==> flow/design.v <==
module UART_TX_CTRL
#(
    parameter [ 1:0] RDY       = 2'b01,
    parameter [ 1:0] LOAD      = 2'b10,
    parameter [ 1:0] SEND      = 2'b11,
    parameter [ 3:0] IDX_MAX   = 10,
    parameter [13:0] TMR_MAX   = 14'b10100010110000  
)
(
    input  wire       CLK,
    input  wire       rst,
    input  wire       send,
    input  wire [7:0] send_data,
    output wire       ready,
    output wire       UART_TX
);
reg         tx_bit;
reg  [ 1:0] tx_state;
reg  [ 9:0] tx_data;
reg  [ 3:0] index;
reg  [13:0] tx_tmr;
wire        bit_done;
always @(posedge CLK) begin : state_transition
    if (rst)
        tx_state <= RDY;
    else
    case (tx_state)
        RDY:
            if (send)
                tx_state <= LOAD;
        LOAD:
            tx_state <= SEND;
        SEND:
            if (bit_done) begin
                if (index == IDX_MAX)
                    tx_state <= RDY;
                else
                    tx_state <= LOAD;
            end
        default:  
            tx_state <= RDY;
    endcase
end
always @(posedge CLK) begin : timing
    if (rst || tx_state == RDY) begin
        tx_tmr <= 14'd0;
    end
    else begin
        if (bit_done)
            tx_tmr <= 14'd0;
        else
            tx_tmr <= tx_tmr + 1;
    end
end
always @(posedge CLK) begin : increment_index
    if (rst || tx_state == RDY)
        index <= 0;
    else if (tx_state == LOAD)
        index <= index + 1;
end
always @(posedge CLK) begin : data_latch
    if (send)
        tx_data <= {1'b1, send_data, 1'b0};
end
always @(posedge CLK) begin : bit0
    if (rst || tx_state == RDY)
        tx_bit <= 1'b1;
    else if (tx_state == LOAD)
        tx_bit <= tx_data[index];
end
assign bit_done = (tx_tmr == TMR_MAX)? 1 : 0;
assign UART_TX   = tx_bit;
assign ready     = (tx_state == RDY)? 1 : 0;
endmodule
module UART_RX_CTRL
#(
    parameter [ 2:0] WAIT_START  = 3'b001,
    parameter [ 2:0] STORE_START = 3'b010,
    parameter [ 2:0] STORE_DATA  = 3'b011,
    parameter [ 2:0] STORE_STOP  = 3'b100,
    parameter [ 2:0] STORE_LAST  = 3'b101,
    parameter [13:0] TMR_MAX     = 14'b10100010110000  
)(
    input  wire        CLK,
    input  wire        rst,
    input  wire        UART_RX,
    output reg  [ 7:0] recv_data,
    output wire        vald_data
);
reg  [ 2:0] rx_reg;
reg  [ 2:0] rx_state;
reg  [13:0] rx_tmr;
reg  [ 2:0] bit_count;
wire        sample_point;
wire        startbit_detected;
always @(posedge CLK) begin : rx_latch_n_shift
    if (rst)
        rx_reg <= 3'd0;
    else
        rx_reg <= {rx_reg[1:0], UART_RX};
end
function set_startbit_detected;
    input state, rx2, rx1;
    begin
        if (state==WAIT_START && rx2==1'b1 && rx1==1'b0)
            set_startbit_detected = 1'b1;
        else
            set_startbit_detected = 1'b0;
    end
endfunction
assign startbit_detected = set_startbit_detected(
                            rx_state,
                            rx_reg[2],
                            rx_reg[1]
                        );
always @(posedge CLK) begin : rx_timer
    if (rst) begin
        rx_tmr <= 14'd0;
    end
    else if (startbit_detected == 1'b1) begin
        rx_tmr <= 14'd0;
    end
    else begin
        if (rx_tmr == TMR_MAX)
            rx_tmr <= 14'd0;
        else
            rx_tmr <= rx_tmr + 14'd1;
    end
end
assign sample_point = (rx_tmr == 14'd0)? 1'b1 : 1'b0;
always @(posedge CLK) begin : state_transition_n_bit_count
    if (rst) begin
        rx_state  <= WAIT_START;
        bit_count <= 3'd0;
    end
    else
    case (rx_state)
        WAIT_START:
            if (startbit_detected == 1'b1) begin
                rx_state <= STORE_START;
                bit_count <= 3'd0;
            end
        STORE_START:
            if (sample_point == 1'b1) begin
                if (rx_reg[1] == 1'b0)
                    rx_state <= STORE_DATA;
                else  
                    rx_state <= WAIT_START;
            end
        STORE_DATA:
            if (sample_point == 1'b1) begin
                recv_data <= {rx_reg[1], recv_data[7:1]};
                if (bit_count == 3'd7)
                    rx_state <= STORE_STOP;
                else
                    bit_count <= bit_count + 3'd1;
            end
        STORE_STOP:
            if (sample_point == 1'b1) begin
                if (rx_reg[1] == 1'b1)
                    rx_state <= STORE_LAST;
                else  
                    rx_state <= WAIT_START;
            end
        STORE_LAST:
            rx_state <= WAIT_START;
        default:  
            rx_state <= WAIT_START;
    endcase
end
assign vald_data = (rx_state == STORE_LAST)? 1'b1 : 1'b0;
endmodule
module FIFO
#(
    parameter ADDR_WIDTH = 8,
    parameter DATA_WIDTH = 8
)
(
    input  wire                  CLK,
    input  wire                  rst,
    input  wire                  w_enable,
    input  wire                  r_enable,
    input  wire [DATA_WIDTH-1:0] w_data,
    output reg  [DATA_WIDTH-1:0] r_data,
    output reg  [ADDR_WIDTH:0]   count
);
reg [ADDR_WIDTH-1:0] w_addr;
reg [ADDR_WIDTH-1:0] r_addr;
reg [DATA_WIDTH-1:0] ram [2**ADDR_WIDTH-1:0];
always @(posedge CLK) begin : dpm
    if (w_enable)
        ram[w_addr] <= w_data;
    if (rst)
        r_data      <= 0;
    else if (r_enable)
        r_data      <= ram[r_addr];
end
always @(posedge CLK) begin : addr
    if (rst) begin
        w_addr <= 0;
        r_addr <= 0;
    end
    else begin
        if (w_enable)
            w_addr <= w_addr + 1'b1;
        if (r_enable)
            r_addr <= r_addr + 1'b1;
    end
end
always @(posedge CLK) begin : count_data
    if (rst)
        count <= 0;
    else
    case ({w_enable, r_enable})
        2'b00: count <= count;
        2'b01: count <= count - 1'b1;
        2'b10: count <= count + 1'b1;
        2'b11: count <= count;
    endcase
end
endmodule
module UART
#(
    parameter [ 2:0] WAIT_ACTI      = 3'b001,
    parameter [ 2:0] SEND_CHAR      = 3'b010,
    parameter [ 2:0] RDY            = 3'b011,
    parameter [ 2:0] WAIT_RDY       = 3'b100,
    parameter [ 3:0] BTN_STR_LEN    = 4'd8,
    parameter [ 1:0] PARROT_STR_LEN = 2'd3,
    parameter        BTN            = 1'b0,
    parameter        PARROT         = 1'b1,
    parameter [13:0] BAUD_TMR_MAX   = 14'd15  
)
(
    input  wire CLK,        
    input  wire rst,        
    input  wire btn_0,      
    output wire UART_TX,    
    input  wire UART_RX     
);
reg  [ 2:0] uart_state;
wire [ 7:0] btn_str        [ 7:0];
reg  [ 3:0] str_idx;
reg         send_mode;
reg         send_char;
wire        send;
reg  [ 7:0] send_data;
wire        ready;
assign send = send_char;
wire [ 7:0] recv_data;
wire        vald_data;
wire        w_enable;
wire        r_enable;
wire [ 7:0] r_data;
wire [ 8:0] count;
assign btn_str[0] = 8'h02;  
assign btn_str[1] = 8'h41;  
assign btn_str[2] = 8'h52;  
assign btn_str[3] = 8'h54;  
assign btn_str[4] = 8'h59;  
assign btn_str[5] = 8'h0D;  
assign btn_str[6] = 8'h0A;  
assign btn_str[7] = 8'h03;  
UART_TX_CTRL #(.TMR_MAX(BAUD_TMR_MAX)) uart_tx_ctrl (
    CLK,
    rst,
    send,
    send_data,
    ready,
    UART_TX
);
UART_RX_CTRL #(.TMR_MAX(BAUD_TMR_MAX)) uart_rx_ctrl (
    CLK,
    rst,
    UART_RX,
    recv_data,
    vald_data
);
assign w_enable = (vald_data == 1'b1 && count < 2**8);
assign r_enable = (count > 0 && uart_state == WAIT_ACTI)? 1 : 0;
FIFO fifo (
    CLK,
    rst,
    w_enable,
    r_enable,
    recv_data,  
    r_data,
    count
);
always @(posedge CLK) begin : state_transition
    if (rst) begin
        uart_state <= WAIT_ACTI;
        send_mode  <= BTN;
    end
    else
    case (uart_state)
        WAIT_ACTI:
            if (r_enable) begin
                uart_state <= SEND_CHAR;
                send_mode  <= PARROT;
            end
            else if (btn_0 == 1'b1) begin
                uart_state <= SEND_CHAR;
                send_mode  <= BTN;
            end
        SEND_CHAR:
            uart_state <= RDY;
        RDY:
            uart_state <= WAIT_RDY;
        WAIT_RDY:
            if (ready == 1'b1) begin
                case (send_mode)
                    PARROT: begin
                        uart_state <= WAIT_ACTI;
                    end
                    BTN: begin
                        if (str_idx == BTN_STR_LEN)
                            uart_state <= WAIT_ACTI;
                        else
                            uart_state <= SEND_CHAR;
                    end
                endcase
            end
        default:  
            uart_state <= WAIT_ACTI;
    endcase
end
always @(posedge CLK) begin : inc_idx
    if (rst || uart_state == WAIT_ACTI)
        str_idx <= 0;
    else if (uart_state == SEND_CHAR)
        str_idx <= str_idx + 1;
end
always @(posedge CLK) begin : char_load
    if (rst) begin
        send_char <= 1'b0;
        send_data <= 0;
    end
    else if (uart_state == SEND_CHAR) begin
        send_char <= 1'b1;
        if (send_mode == PARROT)
            send_data <= r_data;
        else if (send_mode == BTN)
            send_data <= btn_str[str_idx[2:0]];
    end
    else begin
        send_char <= 1'b0;
    end
end
endmodule
Reports on UART:

Tool output for the design above, in the order of the flow.
Line numbers count from 1 in the design file above.
Operators carry their Yosys type and port widths (W data, S select, Z words).
The mark n/a stands for no value.

* top module: UART
* clock input: CLK
* library: sky130hd
* timing corner: tt_025C_1v80

Word-level counts:

Counts by Yosys on the flattened word-level netlist (proc, flatten, opt, wreduce; memories kept). Register bits leave out memories and registers merged into their read ports (data or address). Print and check cells are left out. Cells with the same type and inputs are merged into one.
Memory sizes are those after Yosys's memory passes, which may raise the word count (mostly to a power of two), join words into wider ones and drop unused or constant bits.

* register bits after elaboration: 102
* latch bits: 0
* memory bits (writable): 2048
* bits in read-only memories: 0
* clocked read ports x word width: 8
* memory cells: 1
* bits of input ports: 4
* output and inout bits: 1
* word-level cells: 128

Memories
* fifo.ram: depth 256, bits a word 8, rd ports 1, wr ports 1, RTL line 189 `reg [DATA_WIDTH-1:0] ram [2**ADDR_WIDTH-1:0];`

* add/sub/neg operators: 9
* $mul: 0
* divide/modulo/power cells: 0
* $lt $le $gt $ge: 2
* equal/unequal tests: 37
* shift-type cells: 1
* multiplexer cells: 37
* bitwise gates (word level): 3
* reduce/logical cells: 20

Operators with widths (count)
* $pmux W8 S8: 1
* $mux W3: 12
* $add A14 B1 Y14 const B: 2
* $eq A14 B4 Y1 const B: 2
* $eq A3 B3 Y1 const B: 8
* $pmux W3 S4: 2
* $mux W8: 3
* $eq A3 B2 Y1 const B: 6
* $pmux W9 S2: 1
* $add A8 B1 Y8 const B: 2
* $logic_not A14 Y1: 1
* $ne A2 B1 Y1 const B: 7
* $pmux W3 S2: 2
* $shiftx A10 B4 Y1: 1
* $mux W1: 10
* $mux W2: 5
* $eq A3 B1 Y1 const B: 3
* $add A9 B1 Y9 const B: 1
* $sub A9 B1 Y9 const B: 1
* $gt A9 B1 Y1 const B: 1
* $lt A9 B9 Y1 const B: 1
* $eq A2 B2 Y1 const B: 4
* $add A4 B1 Y4 const B: 2
* $eq A4 B4 Y1 const B: 2
* $reduce_and A2 Y1: 3
* $pmux W2 S3: 1
* $reduce_and A5 Y1: 1
* $logic_and A1 B1 Y1: 4

Other operator kinds: 13; their cells: 20.

Depth:

Yosys ltp: most cells in a row. Word level: on the elaborated netlist, between registers, memories and ports. Mapped: between sequential cells and ports; inverters and the memories' decode and read muxes count.

* word-level depth: 5
* ABC_AREA: 1
* gate-level depth with buffers: 20
* depth with buffers taken out: 19

After synthesis:

The flow's flattened synthesis, as Yosys stat reports it; memories are mapped. The netlist is that of the ABC_AREA named above (0 if unset); the other value can give another one.
The area totals of this step are shown rounded.

* cell count: 8215
* synthesis area: 90000 um2
* area of sequential cells: 63900 um2
* flip-flop cells: 2160
* buffers: 475

Cell types
* sky130_fd_sc_hd__edfxtp_1: count 2064, area in all 6.2E+04 um2
* sky130_fd_sc_hd__nand2_1: count 1789, area in all 6715.19 um2
* sky130_fd_sc_hd__nor2_1: count 1491, area in all 5.6E+03 um2
* sky130_fd_sc_hd__o21ai_0: count 631, area in all 3.16E+03 um2
* sky130_fd_sc_hd__nand3_1: count 604, area in all 3.02E+03 um2
* sky130_fd_sc_hd__inv_1: count 528, area in all 1.98E+03 um2
* sky130_fd_sc_hd__dfxtp_1: count 96, area in all 1.92E+03 um2
* sky130_fd_sc_hd__buf_2: count 199, area in all 995.955 um2
* sky130_fd_sc_hd__o211ai_1: count 127, area in all 953.414 um2
* sky130_fd_sc_hd__a21oi_1: count 153, area in all 765.734 um2
* sky130_fd_sc_hd__clkbuf_1: count 188, area in all 705.677 um2
* sky130_fd_sc_hd__o21ai_1: count 112, area in all 560.538 um2
* sky130_fd_sc_hd__ha_1: count 26, area in all 325.312 um2
* sky130_fd_sc_hd__buf_4: count 31, area in all 232.723 um2
* sky130_fd_sc_hd__buf_1: count 48, area in all 180.173 um2
* sky130_fd_sc_hd__nor3_1: count 26, area in all 130.125 um2
* sky130_fd_sc_hd__buf_6: count 9, area in all 101.347 um2
* sky130_fd_sc_hd__nor3b_1: count 9, area in all 67.565 um2

Other cell types: 24; their cells: 84.

Worst setup path after synthesis:

Source: OpenSTA report_checks on the synthesized netlist (no wires, ideal clock, input and output delay 20% of the period each), path of least setup slack; recovery checks are left aside. Register names are those of the netlist, which keeps one name where synthesis merged equal registers.

* path type: register to register
* start: register uart_rx_ctrl.recv_data[1]
* end: memory fifo.ram[0][1]
* clock period: 10.0 ns
* setup time: 0.820 ns
* launch time at the first pin: 0.000 ns
* arrival: 3.240 ns
* data required time: 9.180 ns
* setup slack: 5.940 ns
* delay of the path: 4.060 ns
* stages on the path: 1
* path buffers: 0
* period reached after synthesis: 4.06 ns

"delay of the path" = arrival - input delay + setup time.
"stages on the path" counts driving pins, that of a launching flip-flop among them; a cell with two outputs on the path counts twice.
"period reached after synthesis" = period - worst setup slack (recovery checks aside). The figure is calculated, with input and output delays left at 20% of the set period.
The rows between start and end are the longest chain of elaborated cells between them; the timing report does not say that the signal goes this way. Where chains are equally long, one stands for them.
A line is the first line of the expression or statement that the cell stems from. Yosys adds cells for indexed reads and writes and turns some case tables into memories.

* cells stage by stage: sky130_fd_sc_hd__edfxtp_1
* cells in the longest elaborated chain: 1
* elaborated cells on any way between the ends: 1
* source lines of those cells: 1
* classes of those cells: mux: 1

Ends and longest elaborated chain, after synthesis
* start, declared: RTL line 87 `output reg  [ 7:0] recv_data,`
* start, assigned: RTL line 152 `recv_data <= {rx_reg[1], recv_data[7:1]};`
* $mux W8: RTL line 191 `if (w_enable)`
* end, declared: RTL line 189 `reg [DATA_WIDTH-1:0] ram [2**ADDR_WIDTH-1:0];`

Worst path after layout:

Path of least setup slack in the final report of run 1 (OpenROAD, finished layout, wires in). Where an end is a register, its clock arrival counts in the times.

* path type: register to register
* start: register fifo.r_addr[0]
* end: register fifo.r_data[4]
* clock period: 6.77 ns
* setup time: 0.02 ns
* launch time at the first pin: 0.82 ns
* arrival: 5.12 ns
* data required time: 7.54 ns
* setup slack: 2.42 ns
* stages on the path: 18
* path buffers: 2

* cells stage by stage: sky130_fd_sc_hd__dfxtp_4 > sky130_fd_sc_hd__inv_8 > sky130_fd_sc_hd__buf_12 > sky130_fd_sc_hd__buf_4 > sky130_fd_sc_hd__nand2_1 > sky130_fd_sc_hd__nand2_1 > sky130_fd_sc_hd__nand2_1 > sky130_fd_sc_hd__o21ai_0 > sky130_fd_sc_hd__nand2_1 > sky130_fd_sc_hd__nand2_1 > sky130_fd_sc_hd__nor2_1 > sky130_fd_sc_hd__nand2_1 > sky130_fd_sc_hd__nand3_1 > sky130_fd_sc_hd__nand3_1 > sky130_fd_sc_hd__nand3_1 > sky130_fd_sc_hd__nand3_1 > sky130_fd_sc_hd__nand2_1 > sky130_fd_sc_hd__inv_1

Ends and longest elaborated chain, post-layout
* start, declared: RTL line 188 `reg [ADDR_WIDTH-1:0] r_addr;`
* start, assigned: RTL line 201 `r_addr <= 0;`
* start, assigned: RTL line 207 `r_addr <= r_addr + 1'b1;`
* end, declared: RTL line 184 `output reg  [DATA_WIDTH-1:0] r_data,`

No chain of elaborated cells between the ends is given.

==> results <==
4 stored runs of UART in the flow (synthesis by Yosys, layout by OpenROAD, sky130hd cells), in arbitrary order. Constraints: input delay and output delay 20% of the set period each, output load 0.01 pF.
"reached clock period" is the run's clock period less its worst setup slack. It is reckoned from that one timing run; input and output delays stay at 20% of the period that was set.
"allowed time less slack (worst setup path)" means the part of the period allowed to the worst setup path (the constraints hold back 20% at inputs and 20% at outputs) less its slack; where the path has registers, the arrival times of their clocks count too.
"total power of the final layout" is the tool's figure for a default switching activity; nothing was simulated.
Values from the reports are rounded here.

### Run 1

Settings: `ABC_AREA=1`, `CELL_PAD_IN_SITES_DETAIL_PLACEMENT=1`, `CELL_PAD_IN_SITES_GLOBAL_PLACEMENT=1`, `CORE_UTILIZATION=40`, `CTS_CLUSTER_DIAMETER=145`, `CTS_CLUSTER_SIZE=64`, `GPL_ROUTABILITY_DRIVEN=0`, `MAX_ROUTING_LAYER=met4`, `SETUP_SLACK_MARGIN=0.14`, `SLEW_MARGIN=35`, `period_ns=6.77`, `CAP_MARGIN=20`, `CORE_MARGIN=2`

- Allowed time less slack (worst setup path): 4.35 ns
- Type of the worst setup path: register to register
- Area of the standard cells in the finished layout: 94500 um2
- Total power of the final layout: 0.0261 W
- Lowest setup slack: 2.42 ns
- Worst hold slack after layout: 0.467 ns
- Reached clock period: 4.353 ns
- Synthesis area: 90000 um2
- Area of the die: 229000 um2

### Run 2

Settings: `CTS_CLUSTER_DIAMETER=150`, `PLACE_DENSITY_LB_ADDON=0.23`, `period_ns=10.0`, `CAP_MARGIN=20`, `CORE_MARGIN=2`, `CORE_UTILIZATION=40`, `SLEW_MARGIN=20`

- Total power of the final layout: 0.0216 W
- Area of the die: 215000 um2
- Worst hold slack after layout: 0.431 ns
- Allowed time less slack (worst setup path): 4.81 ns
- Type of the worst setup path: register to register
- Area of the standard cells in the finished layout: 94500 um2
- Synthesis area: 84500 um2
- Lowest setup slack: 5.19 ns
- Reached clock period: 4.810 ns

### Run 3

Settings: `CORE_UTILIZATION=40`, `CTS_CLUSTER_DIAMETER=345`, `GPL_ROUTABILITY_DRIVEN=0`, `SLEW_MARGIN=35`, `period_ns=10.0`, `CAP_MARGIN=20`, `CORE_MARGIN=2`

- Lowest setup slack: 5.49 ns
- Allowed time less slack (worst setup path): 4.51 ns
- Type of the worst setup path: register to register
- Area of the standard cells in the finished layout: 94900 um2
- Synthesis area: 84500 um2
- Area of the die: 215000 um2
- Worst hold slack after layout: 0.430 ns
- Reached clock period: 4.512 ns
- Total power of the final layout: 0.0215 W

### Run 4

Settings: `ABC_AREA=0`, `CAP_MARGIN=35`, `CELL_PAD_IN_SITES_GLOBAL_PLACEMENT=1`, `CORE_MARGIN=4`, `CORE_UTILIZATION=65`, `CTS_CLUSTER_SIZE=93`, `PLACE_DENSITY_LB_ADDON=0.0`, `SLEW_MARGIN=35`, `period_ns=2.84`

- Reached clock period: 2.920 ns
- Worst hold slack after layout: 0.272 ns
- Synthesis area: 84500 um2
- Lowest setup slack: -0.080 ns
- Area of the die: 136000 um2
- Area of the standard cells in the finished layout: 99400 um2
- Total power of the final layout: 0.0786 W
- Allowed time less slack (worst setup path): 2.92 ns
- Type of the worst setup path: register to register
